==> flow/design.v <==
module add #(parameter width = 32 )
(
    input [width-1:0]a,
    input [width-1:0]b,
    output [width-1:0]c
);
    assign c=a+b;
endmodule
module mux2#(parameter width = 32)
(
    input [width-1:0]a,b,
    input sel,
    output [width-1:0]c
);
assign c = sel==0? a:b;
endmodule
module mux3#(parameter width = 32)
(
    input [width-1:0]a,b,c,
    input [1:0]sel,
    output reg[width-1:0]d
);
always@(*)
begin
    if(sel==2'b00)d=a;
    else if(sel==2'b01)d=b;
    else if(sel==2'b10)d=c;
    else d=0;
end
endmodule
`timescale 1ns / 1ps
module mux4#(parameter width = 32)
(
    input [width-1:0]a,b,c,d,
    input [1:0]sel,
    output reg[width-1:0]e
);
always@(*)
begin
    if(sel==2'b00)e=a;
    else if(sel==2'b01)e=b;
    else if(sel==2'b10)e=c;
    else e=d;
end
endmodule
`timescale 1ns / 1ps
module alu#(parameter WIDTH=32)
(
input [WIDTH-1:0]a,b,
input sel,
output wire[WIDTH-1:0]c,
output zero,
output less
    );
assign c= sel==0? a+b:a-b;
assign zero= c==0? 1:0;  
assign less= c[31]==1? 1:0;
endmodule
`timescale 1ns / 1ps
module Imm
#(parameter 
ADDI=7'b0010011,
ADD=7'b0110011,
SUB=7'b0110011,
AUIPC=7'b0010111,
JAL=7'b1101111,
JALR=7'b1100111,
BEQ=7'b1100011,
BLT=7'b1100011,
LW=7'b0000011,
SW=7'b0100011)
(
input[31:0]in,
output reg[31:0]data
    );
always@(*)
begin
    case(in[6:0])
    ADDI:begin if(~in[31])data={20'b0,in[31:20]};else data={20'b1111_1111_1111_1111_1111,in[31:20]};end
    AUIPC:data={in[31:12],12'b0};
    JAL:begin if(~in[31])data={11'b0,in[31],in[19:12],in[20],in[30:21],1'b0};else data={11'b1111_1111_111,in[31],in[19:12],in[20],in[30:21],1'b0};end
    JALR:begin if(~in[31])data={20'b0,in[31:20]};else data={20'b1111_1111_1111_1111_1111,in[31:20]};end
    BEQ:begin if(~in[31])data={19'b0,in[31],in[7],in[30:25],in[11:8],1'b0};else data={19'b1111_1111_1111_1111_111,in[31],in[7],in[30:25],in[11:8],1'b0};end 
    LW:begin if(~in[31])data={20'b0,in[31:20]};else data={20'b1111_1111_1111_1111_1111,in[31:20]};end
    SW:begin if(~in[31])data={20'b0,in[31:25],in[11:7]};else data={20'b1111_1111_1111_1111_1111,in[31:25],in[11:7]};end
    default:data=32'b0;
    endcase
end
endmodule
`timescale 1ns / 1ps
module control
#(parameter 
ADDI=7'b0010011,
ADD=7'b0110011,
JAL=7'b1101111,
BEQ=7'b1100011,
LW=7'b0000011,
SW=7'b0100011,
JALR=7'b1100111,
AUIPC=7'b0010111
)
(
input hit,
input [31:0]in,
output[31:0]ctrl
    );
reg MemWrite, MemRead, RegWrite;
reg ALUop;  
reg [1:0] RegSrc; 
reg ALUSrc; 
reg jal,beq,blt,jalr,ALUSrc0;
wire [6:0] opcode;
wire [2:0] funct3;
wire [6:0] funct7;
assign opcode=in[6:0];
assign funct3=in[14:12];
assign funct7=in[31:25];
always@(*)
begin
    case(in[6:0])
    ADDI:begin 
    MemWrite <= 0;
    MemRead <= 0; 
    RegWrite <= 1; 
    RegSrc <= 2;
    ALUSrc0 <= 0;
    ALUSrc <= 1;
    ALUop <= 0;
    jal <= 0;
    beq <= 0;
    blt <= 0;
    jalr <= 0;
    end
    ADD:begin 
    MemWrite <= 0;
    MemRead <= 0; 
    RegWrite <= 1; 
    RegSrc <= 2; 
    ALUSrc0 <= 0;
    ALUSrc <= 0;
    ALUop <= funct7==0? 0:1;
    jal <= 0;
    beq <= 0;
    blt <= 0;
    jalr <= 0;
    end
    JAL:begin
    MemWrite <= 0;
    MemRead <= 0;
    RegWrite <= 1;
    RegSrc <= 0; 
    ALUSrc0 <= 0;
    ALUSrc <= 1;
    ALUop <= 0;
    jal <= 1;
    beq <= 0;
    blt <= 0;
    jalr <= 0;
    end
    JALR:begin
    MemWrite <= 0;
    MemRead <= 0;
    RegWrite <= 1;
    RegSrc <= 0; 
    ALUSrc0 <= 0;
    ALUSrc <= 1;
    ALUop <= 0;
    jal <= 0;
    beq <= 0;
    blt <= 0;
    jalr <= 1;
    end
    BEQ:begin
    MemWrite <= 0;
    MemRead <= 0;
    RegWrite <= 0;
    RegSrc <= 0; 
    ALUSrc0 <= 0;
    ALUSrc <= 0;
    ALUop <= 1;
    jal <= 0;
    beq <= funct3==0? 1:0;
    blt <= funct3==0? 0:1;
    jalr <= 0;
    end
    LW:begin
    MemWrite <= 0;
    MemRead <= 1;
    RegWrite <= 1;
    RegSrc <= 1; 
    ALUSrc0 <= 0;
    ALUSrc <= 1;
    ALUop <= 0;
    jal <= 0;
    beq <= 0;
    blt <= 0;
    jalr <= 0;
    end
    SW:begin
    MemWrite <= 1;
    MemRead <= 0;
    RegWrite <= 0;
    RegSrc <= 0; 
    ALUSrc0 <= 0;
    ALUSrc <= 1;
    ALUop <= 0;
    jal <= 0;
    beq <= 0;
    blt <= 0;
    jalr <= 0;
    end
    AUIPC:begin
    MemWrite <= 0;
    MemRead <= 0; 
    RegWrite <= 1; 
    RegSrc <= 2;
    ALUSrc0 <= 1;
    ALUSrc <= 1;
    ALUop <= 0;
    jal <= 0;
    beq <= 0;
    blt <= 0;
    jalr <= 0;
    end
    default:begin 
    MemWrite <= 0;
    MemRead <= 0;
    RegWrite <= 0;
    RegSrc <= 0; 
    ALUSrc0 <= 0;
    ALUSrc <= 0;
    ALUop <= 0;
    jal <= 0;
    beq <= 0;
    blt <= 0;
    jalr <= 0;
    end
    endcase
end
assign ctrl={hit,3'b0,4'b0,4'b0,1'b0,RegWrite,RegSrc,2'b0,MemRead,MemWrite,blt,jalr,jal,beq,2'b0,ALUSrc0,ALUSrc,3'b0,ALUop};
endmodule
module register
#(parameter WIDTH=32)
(
input clk,we,
input [4:0]wa,ra0,ra1,ra2,
input [WIDTH-1:0]wd,
output [WIDTH-1:0]rd0,rd1,rd2
    );
reg [WIDTH-1:0] regfile[0:31];
assign rd0 = (ra0 == 0) ? 0 : ((we == 1) && (wa == ra0)) ? wd : regfile[ra0];
assign rd1 = (ra1 == 0) ? 0 : ((we == 1) && (wa == ra1)) ? wd : regfile[ra1];
assign rd2 = (ra2 == 0) ? 0 : ((we == 1) && (wa == ra2)) ? wd : regfile[ra2];
always@(posedge  clk) 
begin
    if(we && wa != 0) regfile[wa] <= wd;
end
endmodule
`timescale 1ns / 1ps
module SegmentRegister(
input[223:0]in,
input clk,rst,wr,arst,
output[31:0]ctrl,pc,pc4,a,b,ir,imm
    );
reg[223:0]out;
always@(posedge clk, posedge arst)
begin
    if(arst)out<=0;
    else if(rst)out<=0;
    else if(!wr)out<=in;
    else out<=out;
end
assign imm=out[31:0];
assign ir=out[63:32];
assign b=out[95:64];
assign a=out[127:96];
assign pc4=out[159:128];
assign pc=out[191:160];
assign ctrl=out[223:192];
endmodule
`timescale 1ns / 1ps
module PCregister(
input[31:0]a,
input clk,rst,wr,
output [31:0]b
    );
reg[31:0]PC;
always@(posedge clk,posedge rst)
begin
    if(rst)PC<=32'b0000_0000_0000_0000_0011_0000_0000_0000;
    else if(!wr)PC<=a;
end
assign b=PC;
endmodule
`timescale 1ns / 1ps
module Forwarding_Unit(
    input EX_MEM_RegWrite,
    input MEM_WB_RegWrite,
    input [4:0] ID_EX_RegRs1,
    input [4:0] ID_EX_RegRs2,
    input [4:0] EX_MEM_RegRd,
    input [4:0] MEM_WB_RegRd,
    output [1:0]ForwardA,
    output [1:0]ForwardB
    );
reg [1:0]Reg_ForwardA;
reg [1:0]Reg_ForwardB;
always@(*)
begin
    if(EX_MEM_RegWrite && (EX_MEM_RegRd != 0)
      && (EX_MEM_RegRd == ID_EX_RegRs1) )
       Reg_ForwardA <= 1;
    else if(MEM_WB_RegWrite && (MEM_WB_RegRd != 0)
      && (MEM_WB_RegRd == ID_EX_RegRs1)&&~(EX_MEM_RegWrite && (EX_MEM_RegRd!=0)&&(EX_MEM_RegRd==ID_EX_RegRs1)) )
       Reg_ForwardA <= 2;
    else 
       Reg_ForwardA <= 0;
end
always@(*)
begin
     if(EX_MEM_RegWrite && (EX_MEM_RegRd != 0)
      && (EX_MEM_RegRd == ID_EX_RegRs2) )
       Reg_ForwardB <= 1;
     else if(MEM_WB_RegWrite && (MEM_WB_RegRd != 0)
      && (MEM_WB_RegRd == ID_EX_RegRs2)&&~(EX_MEM_RegWrite && (EX_MEM_RegRd!=0)&&(EX_MEM_RegRd==ID_EX_RegRs2)) )
       Reg_ForwardB <= 2;
     else 
       Reg_ForwardB <= 0;
end
assign ForwardA = Reg_ForwardA;
assign ForwardB = Reg_ForwardB;
endmodule
`timescale 1ns / 1ps
module Hazard_Detection_Unit(
    input [4:0] IF_ID_RegRs1,
    input [4:0] IF_ID_RegRs2,
    input [4:0] ID_EX_RegRd,
    input ID_EX_MemRead,
    output reg stop,rst
    );
    always@(*)
    begin
    if(ID_EX_MemRead&&((IF_ID_RegRs1!=0&&IF_ID_RegRs1==ID_EX_RegRd)||(IF_ID_RegRs2!=0&&IF_ID_RegRs2==ID_EX_RegRd)))
    begin
    stop=1'b1;
    rst=1'b1;
    end
    else
    begin
    stop=1'b0;
    rst=1'b0;
    end
    end
endmodule
`timescale 1ns / 1ps
module BHT(
input clk,
input rst,
input [31:0] pc,
input [31:0] brpc_update,
input [31:0] prepc_update,
input is_br_jal,
input really,
output reg [31:0] pcout,
output hit);
reg [1:0] ptr;
reg [31:0] brpc[0:3];
reg [31:0] prepc[0:3];
reg [1:0] state[0:3];
integer i;
assign hit=((pc==brpc[0])&state[0][1])|((pc==brpc[1])&state[1][1])|((pc==brpc[2])&state[2][1])|((pc==brpc[3])&state[3][1]);
always@(*)
begin
   if((pc==brpc[0]) && state[0][1])
      pcout=prepc[0];
   else if((pc==brpc[1]) && state[1][1])
      pcout=prepc[1];
   else if((pc==brpc[2]) && state[2][1])
      pcout=prepc[2];
   else if((pc==brpc[3]) && state[3][1])
      pcout=prepc[3];
   else
      pcout=pc;
end
always@(posedge clk or posedge rst)
begin
   if(rst)
   begin
      ptr<=0;
      for(i=0;i<4;i=i+1)
      begin
         brpc[i]<=0;
         prepc[i]<=0;
         state[i]<=0;
      end
   end
   else if(is_br_jal)
   begin
      if(really)
      begin
         if(brpc_update==brpc[0])
         begin
            case(state[0])
            2'b00:state[0]<=2'b01;
            2'b01:state[0]<=2'b11;
            2'b10:state[0]<=2'b11;
            2'b11:state[0]<=2'b11;
            endcase
         end
         else if(brpc_update==brpc[1])
         begin
            case(state[1])
            2'b00:state[1]<=2'b01;
            2'b01:state[1]<=2'b11;
            2'b10:state[1]<=2'b11;
            2'b11:state[1]<=2'b11;
            endcase
         end
         else if(brpc_update==brpc[2])
         begin
            case(state[2])
            2'b00:state[2]<=2'b01;
            2'b01:state[2]<=2'b11;
            2'b10:state[2]<=2'b11;
            2'b11:state[2]<=2'b11;
            endcase
         end
         else if(brpc_update==brpc[3])
         begin
            case(state[3])
            2'b00:state[3]<=2'b01;
            2'b01:state[3]<=2'b11;
            2'b10:state[3]<=2'b11;
            2'b11:state[3]<=2'b11;
            endcase
         end
         else
         begin
            brpc[ptr]<=brpc_update;
            prepc[ptr]<=prepc_update;
            state[ptr]<=2'b01;
            ptr<=ptr+2'b1;
         end
      end
      else
      begin
         if(brpc_update==brpc[0])
         begin
            case(state[0])
            2'b00:state[0]<=2'b00;
            2'b01:state[0]<=2'b00;
            2'b10:state[0]<=2'b00;
            2'b11:state[0]<=2'b10;
            endcase
         end
         else if(brpc_update==brpc[1])
         begin
            case(state[1])
            2'b00:state[1]<=2'b00;
            2'b01:state[1]<=2'b00;
            2'b10:state[1]<=2'b00;
            2'b11:state[1]<=2'b10;
            endcase
         end
         else if(brpc_update==brpc[2])
         begin
            case(state[2])
            2'b00:state[2]<=2'b00;
            2'b01:state[2]<=2'b00;
            2'b10:state[2]<=2'b00;
            2'b11:state[2]<=2'b10;
            endcase
         end
         else if(brpc_update==brpc[3])
         begin
            case(state[3])
            2'b00:state[3]<=2'b00;
            2'b01:state[3]<=2'b00;
            2'b10:state[3]<=2'b00;
            2'b11:state[3]<=2'b10;
            endcase
         end
      end
   end
end
endmodule
`timescale 1ns / 1ps
module cache(
input clk,
input rst,
input [7:0]cpu_req_addr,
input cpu_req_rw,
input cpu_req_valid,
input [31:0]cpu_data_write,
output reg [31:0]cpu_data_read,
output reg cpu_ready,
output reg [7:0]mem_req_addr,
output reg mem_req_rw,
output reg mem_req_valid,
output reg [127:0]mem_data_write,
input [127:0]mem_data_read,
input mem_ready
);
parameter V = 133;
parameter D = 132;
parameter TagMSB = 131;
parameter TagLSB = 128;
parameter BlockMSB = 127;
parameter BlockLSB = 0 ;
parameter IDLE=0;
parameter CompareTag=1;
parameter Allocate=2;
parameter WriteBack=3;
parameter RST=4;
reg [133:0] cache_data[0:3];            
reg [2:0]state,next_state;
wire hit;
wire [1:0]cpu_req_index;
wire [3:0]cpu_req_tag;
wire [1:0]cpu_req_offset;
assign cpu_req_offset=cpu_req_addr[1:0];
assign cpu_req_index=cpu_req_addr[3:2];
assign cpu_req_tag=cpu_req_addr[7:4];
integer i;
always@(posedge clk,posedge rst)
if(rst)
begin
    state<=RST;
end
else
    state<=next_state;
always@(*)
case(state)
    RST:next_state=IDLE;
    IDLE:if(cpu_req_valid)
            next_state=CompareTag;
         else
            next_state=IDLE;
    CompareTag:if(hit)
                   next_state=IDLE;
               else if(cache_data[cpu_req_index][V:D]==2'b11)                
                   next_state=WriteBack;
               else 
                   next_state=Allocate;
    Allocate:if(mem_ready)
                   next_state=CompareTag;
             else
                   next_state=Allocate;
    WriteBack:if(mem_ready)
                   next_state=Allocate;
              else
                   next_state=WriteBack;
      default:next_state=IDLE;
endcase
assign hit = cache_data[cpu_req_index][V]&(cache_data[cpu_req_index][TagMSB:TagLSB]==cpu_req_tag)? 1:0;
always@(posedge clk,posedge rst)
if(rst)
begin
    cpu_ready<=1'b0;
    mem_req_valid<=1'b0;
end
else if(state==RST)
    ;
else if(state==IDLE)
    begin
    cpu_ready<=1'b0;
    mem_req_valid<=1'b0;
    end
else if(state==CompareTag)
    cpu_ready<=hit;
else if(state==Allocate)
    mem_req_valid<=~mem_ready;
else if(state==WriteBack)
    mem_req_valid<=~mem_ready;
else
begin
    cpu_ready<=1'b0;
    mem_req_valid<=1'b0;
end
always@(posedge clk)
if(state==RST)
    for(i=0;i<4;i=i+1)
        cache_data[i]<=0; 
else if(state==CompareTag)
    if(hit)
        if(cpu_req_rw==1'b0)               
        begin
            cpu_data_read<=cache_data[cpu_req_index][cpu_req_offset*32 +:32];
        end
        else                                
        begin
            cache_data[cpu_req_index][cpu_req_offset*32 +:32]=cpu_data_write;
            cache_data[cpu_req_index][D]=1'b1;
        end
    else
        ;
else if(state==Allocate)                  
    if(!mem_ready)
    begin
        mem_req_addr<={cpu_req_addr[7:2],2'b00};
        mem_req_rw<=1'b0;
    end
    else
    begin
        cache_data[cpu_req_index][BlockMSB:BlockLSB]<=mem_data_read;
        cache_data[cpu_req_index][V:D]<=2'b10;
        cache_data[cpu_req_index][TagMSB:TagLSB]<=cpu_req_tag;
    end
else if(state==WriteBack)                           
    if(!mem_ready)
    begin
        mem_req_addr<={cache_data[cpu_req_index][TagMSB:TagLSB],cpu_req_index,2'b00};
        mem_req_rw<=1'b1;
        mem_data_write<=cache_data[cpu_req_index][BlockMSB:BlockLSB];
    end
endmodule
`timescale 1ns / 1ps
module MMU
#(
parameter WriteMiss=0,
parameter WriteHit=1,
parameter ReadHit=2,
parameter ReadMiss=3,
parameter WriteDirtyMiss=4,
parameter ReadDirtyMiss=5
)
(
input [7:0]a,
input [31:0]d,
input clk,
input we,
output [31:0]spo,
input re,
output stop,
input rst,
output [7:0]mem_req_addr,
output mem_req_rw,
output mem_req_valid,
output [127:0]mem_data_write,
input [127:0]mem_data_read,
input mem_ready
    );
wire [31:0]cpu_data_read;
wire cpu_ready;
wire cpu_req_valid;
assign spo = cpu_data_read;
assign cpu_req_valid = (re|we)&~cpu_ready;
assign stop = ~cpu_ready&(re|we);
cache cache(.clk(clk),
.rst(rst),
.cpu_req_addr(a),
.cpu_req_rw(we),
.cpu_req_valid(cpu_req_valid),
.cpu_data_write(d),
.cpu_data_read(cpu_data_read),
.cpu_ready(cpu_ready),
.mem_req_addr(mem_req_addr),
.mem_req_rw(mem_req_rw),
.mem_req_valid(mem_req_valid),
.mem_data_write(mem_data_write),
.mem_data_read(mem_data_read),
.mem_ready(mem_ready));
endmodule
`timescale 1ns / 1ps
module  cpu_pl (
  input clk,
  input rst,
  output [7:0] imem_addr,
  input [31:0] imem_data,
  output [7:0] mem_req_addr,
  output mem_req_rw,
  output mem_req_valid,
  output [127:0] mem_data_write,
  input [127:0] mem_data_read,
  input mem_ready,
  output [7:0] io_addr,
  output [31:0] io_dout,
  output io_we,
  input [31:0] io_din
);
wire [31:0] pc, pcd, ir, pcin, pce, a, b, imm, ctrl, y, bm, ctrlm, yw, mdr, ctrlw;
wire [4:0] rd, rdm, rdw;
wire wait_stop; 
wire [31:0]hit_nouse0,nouse1,nouse2,nouse3,nouse4,nouse5,nouse6;
wire [31:0]ir0,pc4;
wire [31:0]pcsrc; 
reg [1:0]pcsel;
wire stop,rst_IF_ID;
wire[31:0]pc4d;
wire [31:0]brpc_update,prepc_update,pcout,pcin0,pc_error0,pc_error1,pc_jalr;
wire is_br_jal;
wire really,hit;
BHT BHT_jump(clk,rst,pc,brpc_update,prepc_update,is_br_jal,really,pcout,hit);
assign brpc_update = pce;
assign prepc_update = pcsrc;
assign is_br_jal = ctrl[8]|ctrl[9]|ctrl[11];
mux2 pcmux(pc4,pcout,hit,pcin0);
mux4 pcmux1(pcin0,pc_error0,pc_error1,pc_jalr,pcsel,pcin);
PCregister PC(pcin,clk,rst,stop|wait_stop,pc);
add pcadd(pc,32'b0100,pc4);
assign imem_addr = pc[9:2];
assign ir0 = imem_data;
SegmentRegister IF_ID({hit,31'b0,pc,pc4,32'b0,32'b0,ir0,32'b0},clk,rst_IF_ID,stop|wait_stop,rst,hit_nouse0,pcd,pc4d,nouse1,nouse2,ir,nouse3);
wire RegWrite,rst_ID_EX,rst_ID_EX0,rst_ID_EX1;
wire [31:0]wd,rd1,rd2,immd,ctrld,pc4e,ire;
wire [31:0]rs2_or_imm,alunum1,alunum2,aluresult,irm,irw,rs1_or_pc;
wire [31:0]rf_nouse;
register registerfile(clk,RegWrite,rdw,5'b0,ir[19:15],ir[24:20],wd,rf_nouse,rd1,rd2);
Imm Immnumber(ir,immd);
control Control(hit_nouse0[31],ir,ctrld);
SegmentRegister ID_EX(wait_stop ? {ctrl,pce,pc4e,alunum1,alunum2,ire,imm} : {ctrld,pcd,pc4d,rd1,rd2,ir,immd},
    clk,rst_ID_EX,1'b0,rst,ctrl,pce,pc4e,a,b,ire,imm);
assign rd=ire[11:7];
Hazard_Detection_Unit Hazard_Detection(ir[19:15],ir[24:20],ire[11:7],ctrl[13],stop,rst_ID_EX0);
wire [1:0]afwd,bfwd;
wire zero,less;
wire [31:0]pc4m;
wire jalr;
mux2 rd2_imm(alunum2,imm,ctrl[4],rs2_or_imm);
add addar(pce,imm,pcsrc);
mux3 fwda(a,y,wd,afwd,alunum1);
mux3 fwdb(b,y,wd,bfwd,alunum2);
mux2 rs1_pc(alunum1,pce,ctrl[5],rs1_or_pc);
Forwarding_Unit forwarding_unit(ctrlm[18],ctrlw[18],ire[19:15],ire[24:20],irm[11:7],irw[11:7],afwd,bfwd);
alu ALU(rs1_or_pc,rs2_or_imm,ctrl[0],aluresult,zero,less);
assign rst_ID_EX1 = ((really&~ctrl[31])|(~really&ctrl[31])|jalr);
assign rst_ID_EX = (rst_ID_EX0|rst_ID_EX1)&(~wait_stop);
assign rst_IF_ID = ((really&~ctrl[31])|(~really&ctrl[31])|jalr)&(~wait_stop);
assign jalr = ctrl[10];
assign pc_jalr = aluresult;
assign pc_error0 = pc4e;
assign pc_error1 = pcsrc;
always@(*)
begin
    if(jalr)
    pcsel<=2'b11;
    else if(~really&ctrl[31])
    pcsel<= 2'b01;
    else if(really&~ctrl[31])
    pcsel <= 2'b10;
    else
    pcsel <= 2'b00;
end
assign really = (zero&ctrl[8])|ctrl[9]|(ctrl[11]&less);
SegmentRegister EX_MEM({ctrl,32'b0,pc4e,aluresult,alunum2,ire,32'b0},clk,1'b0,wait_stop,rst,ctrlm,nouse4,pc4m,y,bm,irm,nouse5);
assign rdm=irm[11:7];
wire [31:0]lw_data,pc4w,bmw;
wire mem_write;
assign mem_write=ctrlm[12]&~y[10];
MMU Dmmu(.a(y[9:2]),.d(bm),.clk(clk),.we(mem_write),.spo(lw_data),.re(ctrlm[13]&~y[10]),.stop(wait_stop),.rst(rst),
    .mem_req_addr(mem_req_addr),.mem_req_rw(mem_req_rw),.mem_req_valid(mem_req_valid),
    .mem_data_write(mem_data_write),.mem_data_read(mem_data_read),.mem_ready(mem_ready));
SegmentRegister MEM_WB({ctrlm,bm,pc4m,lw_data,y,irm,32'b0},clk,wait_stop,1'b0,rst,ctrlw,bmw,pc4w,mdr,yw,irw,nouse6);
assign rdw=irw[11:7];
wire [31:0]wrdata;
mux2 mdr_or_io(mdr,io_din,yw[10],wrdata);
mux3 rfwd(pc4w,wrdata,yw,ctrlw[17:16],wd);
assign RegWrite=ctrlw[18];
assign io_addr=yw[7:0];
assign io_dout=bmw;
assign io_we=yw[10]&ctrlw[12];
endmodule
Reports on cpu_pl
Tool output for the design above, in the order of the flow.
Lines are those of the file above, counted from 1.
Operators carry their Yosys type and port widths (W data, S select, Z words).
Cell names lack the library's common part.
{ "setup": {"top_module": "cpu_pl", "clk_port": "clk", "library": "sky130hd", "corner": "tt_025C_1v80"} }

Word level
Yosys after proc, flatten, opt, wreduce and memory -nomap, before mapping. Print and check cells are not counted. Equal cells are merged and count once.
Yosys's memory passes give these memory sizes; they may raise the number of words (mostly to a power of two), join words into wider ones and drop unused or constant bits.
{ "bits": {"n_memories": 1, "wordCells": 463, "regBits": 1814, "ramBits": 1024} }
{ "mem_list": {"columns": ["name", "words", "width", "read_ports", "wr", "line", "text"], "rows": [
  ["registerfile.regfile", 32, 32, 2, 1, 250, "reg [WIDTH-1:0] regfile[0:31];"]
]} }
{ "classes": {"logic": 53, "n_eq": 76, "mux": 206, "add_sub_neg": 6, "shifts": 3, "reduce_logical": 88} }
{ "ops": {"columns": ["operator", "count"], "rows": [
  ["$mux W128", 16],
  ["$mux W134", 14],
  ["$mux W32", 30],
  ["$mux W224", 4],
  ["$and A134 B134 Y134", 4],
  ["$or A134 B134 Y134", 4],
  ["$pmux W134 S4", 1],
  ["$mux W132", 4],
  ["$eq A32 B32 Y1", 8],
  ["$mux W211", 1],
  ["$pmux W32 S5", 1],
  ["$shiftx A134 B8 Y32", 1],
  ["$not A134 Y134", 1],
  ["$shift A32 B33 Y134", 1],
  ["$shift A32 B33 Y134 const A", 1],
  ["$mux W2", 59],
  ["$add A32 B32 Y32", 2],
  ["$mux W4", 16],
  ["$reduce_and A6 Y1", 9],
  ["$reduce_or A3 Y1", 14],
  ["$eq A5 B5 Y1", 8],
  ["$mux W1", 40],
  ["$pmux W2 S2", 9],
  ["$eq A2 B2 Y1 const B", 17],
  ["$neg A7 Y33", 1],
  ["$add A32 B3 Y32 const B", 1],
  ["$sub A32 B32 Y32", 1],
  ["$logic_not A32 Y1", 1]
]} }
Not listed: further kinds 35, cells in them 163.

Logic depth
Longest topological path by Yosys (ltp), each cell counted once; first at word level (registers and memories cut), then after technology mapping (sequential cells cut; the memories' decode and read muxes count).
{ "depth": {"depth_word": 27, "abc_area": 0, "depth_mapped": 42, "depth_no_buf": 35} }

Mapped cells and area
Yosys stat after the flow's synthesis: flattened, memories mapped to cells. It holds for the ABC_AREA given above (unset counts as 0); a run with the other value may have another netlist.
{ "types": {"columns": ["cell", "count", "type_area_um2"], "rows": [
  ["edfxtp_1", 1191, 3.58E+04],
  ["dfrtp_1", 824, 2.06E+04],
  ["mux4_2", 806, 1.82E+04],
  ["dfxtp_1", 536, 1.07E+04],
  ["o21ai_0", 809, 4.05E+03],
  ["nand2_1", 1040, 3.9E+03],
  ["a21oi_1", 775, 3878.72],
  ["nor2_1", 633, 2.38E+03],
  ["clkbuf_1", 584, 2.19E+03],
  ["xnor2_1", 241, 2.11E+03],
  ["mux2_2", 187, 2105.77],
  ["mux2i_1", 194, 1.94E+03],
  ["a22o_1", 173, 1.52E+03],
  ["mux2_1", 118, 1.33E+03],
  ["xor2_1", 150, 1313.76],
  ["o2bb2ai_1", 128, 1.12E+03],
  ["ha_1", 74, 925.888],
  ["and2_1", 147, 919.632]
]} }
Other cell types: 81; their cells: 1067.
{ "mapped": {"flip_flops": 2554, "mapped_area_um2": 121980.7, "mapped_cells": 9677} }
By module: a second synthesis without flattening, with its own total; a netlist apart from the flattened one above.
{ "hier_totals": {"hier_cells": 12357, "area_unflattened_um2": 157473.5} }
Rows give one instance, submodules left out.
{ "modules": {"columns": ["mod", "area_um2", "n_cells", "n_inst", "seq_area_um2"], "rows": [
  ["register", 56529.2, 3405, 1, 30749.5],
  ["SegmentRegister", 9108.7, 723, 4, 5605.4],
  ["cache", 31237.5, 3010, 1, 15921.5],
  ["BHT", 16211.8, 1246, 1, 6656.4],
  ["add", 1744.2, 241, 2, 0.0],
  ["cpu_pl", 2914.0, 267, 1, 0.0],
  ["alu", 2603.7, 380, 1, 0.0],
  ["mux3", 787.0, 77, 3, 0.0],
  ["mux2", 544.3, 36, 4, 0.0],
  ["PCregister", 1351.3, 69, 1, 803.3],
  ["mux4", 814.5, 39, 1, 0.0],
  ["Imm", 504.2, 74, 1, 0.0],
  ["control", 422.9, 63, 1, 0.0],
  ["Forwarding_Unit", 257.7, 34, 1, 0.0]
]} }
Modules not listed: 2.

Path before layout
OpenSTA on the mapped netlist: ideal clock, no wires. The path of least setup slack (recovery checks aside). Input and output delay are each 20% of the period. Register names are those of the netlist, which keeps one name where synthesis merged equal registers.
{ "synth_path": {"path_kind": "in2reg", "from": "in mem_ready", "to": "reg Dmmu.cache.mem_data_write[0]", "arrival_ns": 14.096, "path_stages": 2, "launch_ns": 1.900, "path_slack_ns": -5.526, "setup_time_ns": 0.929, "path_delay_ns": 13.125, "period_ns": 9.5, "t_required_ns": 8.571, "synth_period_reached_ns": 15.026} }
"path_delay_ns" = arrival - input delay + setup time.
"path_stages": output pins that drive a net of the path, with the launching flip-flop's if there is one; two outputs of one cell count as two.
"synth_period_reached_ns" is the clock period less the worst setup slack; recovery checks do not enter. This is arithmetic on one report: input and output delays are still those of the set period (20% each).
The rows between start and end are the longest chain of elaborated cells between them; the timing report does not say that the signal goes this way. Where chains are equally long, one stands for them.
A line is the first line of the expression or statement that the cell stems from. Yosys adds cells for indexed reads and writes and turns some case tables into memories.
{ "synth_between": {"path_cell_list": "nand2b_1 > nor4_1", "elab_chain_cells": 2, "cone_cells": 2, "classes_between": "1 x logic; 1 x reduce/logical"} }
{ "synth_rtl": {"columns": ["item", "line", "text"], "rows": [
  ["from (decl)", 675, "input mem_ready,"],
  ["$not A1 Y1", null, null],
  ["$reduce_and A5 Y1", null, null],
  ["to (assign)", 614, "mem_data_write<=cache_data[cpu_req_index][BlockMSB:BlockLSB];"],
  ["to (decl)", 500, "output reg [127:0]mem_data_write,"]
]} }

Worst path after layout
From the final timing report of job 1: the path of least setup slack in the routed layout; clock arrival at registers is part of the times.
{ "layout_path": {"path_kind": "in2reg", "from": "in io_din[4]", "to": "reg BHT_jump.brpc[3][26]", "setup_time_ns": 0.11, "arrival_ns": 8.33, "t_required_ns": 9.88, "path_slack_ns": 1.55, "launch_ns": 1.82, "path_stages": 40, "period_ns": 9.1} }
The rows between start and end are the longest chain of elaborated cells between them; the timing report does not say that the signal goes this way. Where chains are equally long, one stands for them.
{ "layout_between": {"path_cell_list": "clkbuf_2 > mux2_4 > a221oi_4 > and3_4 > o31ai_4 > o32ai_4 > buf_4 > nand3_2 > o21a_1 > xnor2_2 > ha_4 > nand2_4 > buf_4 > buf_4 > buf_4 > buf_4 > buf_4 > buf_4 > [... 4 more ...] > a41oi_2 > xor2_1 > nand3b_1 > nor4_4 > buf_4 > o2111a_1 > a41oi_2 > mux2_4 > buf_6 > inv_6 > buf_6 > buf_12 > buf_12 > nand4_4 > buf_12 > buf_12 > buf_16 > mux2_2", "elab_chain_cells": 15, "cone_cells": 22, "lines_between": 8, "classes_between": "2 x add/sub; 14 x mux; 4 x logic; 2 x reduce/logical"} }
{ "layout_rtl": {"columns": ["item", "line", "text"], "rows": [
  ["from (decl)", 679, "input [31:0] io_din"],
  ["$mux W32", 15, "assign c = sel==0? a:b;"],
  ["$mux W32", 26, "else if(sel==2'b01)d=b;"],
  ["$mux W32", 25, "if(sel==2'b00)d=a;"],
  ["$mux W32", 27, "else if(sel==2'b10)d=c;"],
  ["$mux W32", 26, null],
  ["$mux W32", 25, null],
  ["$mux W32", 15, null],
  ["$add A32 B32 Y32", 55, "assign c= sel==0? a+b:a-b;"],
  ["$mux W32", 55, null],
  ["$logic_not A32 Y1", 56, "assign zero= c==0? 1:0;"],
  ["$mux W1", 56, null],
  ["$and A1 B1 Y1", 744, "assign really = (zero&ctrl[8])|ctrl[9]|(ctrl[11]&less);"],
  ["$or A1 B1 Y1 (2 in a row)", 744, null],
  ["$reduce_and A7 Y1", null, null],
  ["to (assign)", 392, "brpc[i]<=0;"],
  ["to (assign)", 439, "brpc[ptr]<=brpc_update;"],
  ["to (decl)", 367, "reg [31:0] brpc[0:3];"]
]} }

==> runs of cpu_pl <==
Flow measurements of cpu_pl on sky130hd: 3 stored runs with different settings, listed in no order. Input and output delays are each 20% of the period that was set; the output load is 0.01 pF.
"achieved_period_ns" means the clock period less the worst setup slack. The figure is calculated, with input and output delays left at 20% of the set period.
"final_power_uw": no workload was simulated; the value follows from the tool's default switching activity.

Job 1
==> flow/run.sh <==
#!/bin/bash
# the make line also repeats the synthesis and layout settings of config.mk as NAME=value (left out here)
make -C /OpenROAD-flow-scripts/flow DESIGN_CONFIG=/design/flow/config.mk WORK_HOME=/design/flow/orfs CLKGATE_MAP_FILE= finish
==> flow/config.mk <==
export PLATFORM = sky130hd
export DESIGN_NAME = cpu_pl
export DESIGN_NICKNAME = cpu_pl
export VERILOG_FILES = /design/flow/design.v
export SDC_FILE = /design/flow/constraint.sdc
export NUM_CORES = 4
export LEC_CHECK = 0
export CAP_MARGIN = 20
export CORE_MARGIN = 2
export CORE_UTILIZATION = 40
export SETUP_SLACK_MARGIN = 1.96
export SLEW_MARGIN = 20
==> flow/constraint.sdc <==
create_clock -name core_clock -period 9.1 [get_ports {clk}]
set_input_delay 1.8200 -clock core_clock [delete_from_list [all_inputs] [get_ports {clk}]]
set_output_delay 1.8200 -clock core_clock [all_outputs]
set_load 0.01 [all_outputs]

==> results of job 1, as JSON <==
{
  "synth_chip_area_um2": 121980.7,
  "dieArea_um2": 309386.0,
  "fin_util_frac": 0.482,
  "worstSetupSlack_ns": 1.552,
  "fin_tns_ns": 0.000,
  "final_power_uw": 42849,
  "achieved_period_ns": 7.548
}

Job 2
==> flow/run.sh <==
#!/bin/bash
# the make line also repeats the synthesis and layout settings of config.mk as NAME=value (left out here)
make -C /OpenROAD-flow-scripts/flow DESIGN_CONFIG=/design/flow/config.mk WORK_HOME=/design/flow/orfs CLKGATE_MAP_FILE= finish
==> flow/config.mk <==
export PLATFORM = sky130hd
export DESIGN_NAME = cpu_pl
export DESIGN_NICKNAME = cpu_pl
export VERILOG_FILES = /design/flow/design.v
export SDC_FILE = /design/flow/constraint.sdc
export NUM_CORES = 4
export LEC_CHECK = 0
export CAP_MARGIN = 20
export CORE_MARGIN = 2
export CORE_UTILIZATION = 40
export SLEW_MARGIN = 20
==> flow/constraint.sdc <==
create_clock -name core_clock -period 12.6 [get_ports {clk}]
set_input_delay 2.5200 -clock core_clock [delete_from_list [all_inputs] [get_ports {clk}]]
set_output_delay 2.5200 -clock core_clock [all_outputs]
set_load 0.01 [all_outputs]

==> results of job 2, as JSON <==
{
  "synth_chip_area_um2": 121980.7,
  "dieArea_um2": 309386.0,
  "fin_util_frac": 0.46,
  "worstSetupSlack_ns": 2.003,
  "fin_tns_ns": 0.000,
  "final_power_uw": 29449,
  "achieved_period_ns": 10.597
}

Job 3
==> flow/run.sh <==
#!/bin/bash
# the make line also repeats the synthesis and layout settings of config.mk as NAME=value (left out here)
make -C /OpenROAD-flow-scripts/flow DESIGN_CONFIG=/design/flow/config.mk WORK_HOME=/design/flow/orfs CLKGATE_MAP_FILE= finish
==> flow/config.mk <==
export PLATFORM = sky130hd
export DESIGN_NAME = cpu_pl
export DESIGN_NICKNAME = cpu_pl
export VERILOG_FILES = /design/flow/design.v
export SDC_FILE = /design/flow/constraint.sdc
export NUM_CORES = 4
export LEC_CHECK = 0
export CAP_MARGIN = 20
export CORE_MARGIN = 2
export CORE_UTILIZATION = 40
export SLEW_MARGIN = 20
==> flow/constraint.sdc <==
create_clock -name core_clock -period 9.1 [get_ports {clk}]
set_input_delay 1.8200 -clock core_clock [delete_from_list [all_inputs] [get_ports {clk}]]
set_output_delay 1.8200 -clock core_clock [all_outputs]
set_load 0.01 [all_outputs]

==> results of job 3, as JSON <==
{
  "synth_chip_area_um2": 121980.7,
  "dieArea_um2": 309386.0,
  "fin_util_frac": 0.467,
  "worstSetupSlack_ns": 0.363,
  "fin_tns_ns": 0.000,
  "final_power_uw": 42009,
  "achieved_period_ns": 8.737
}
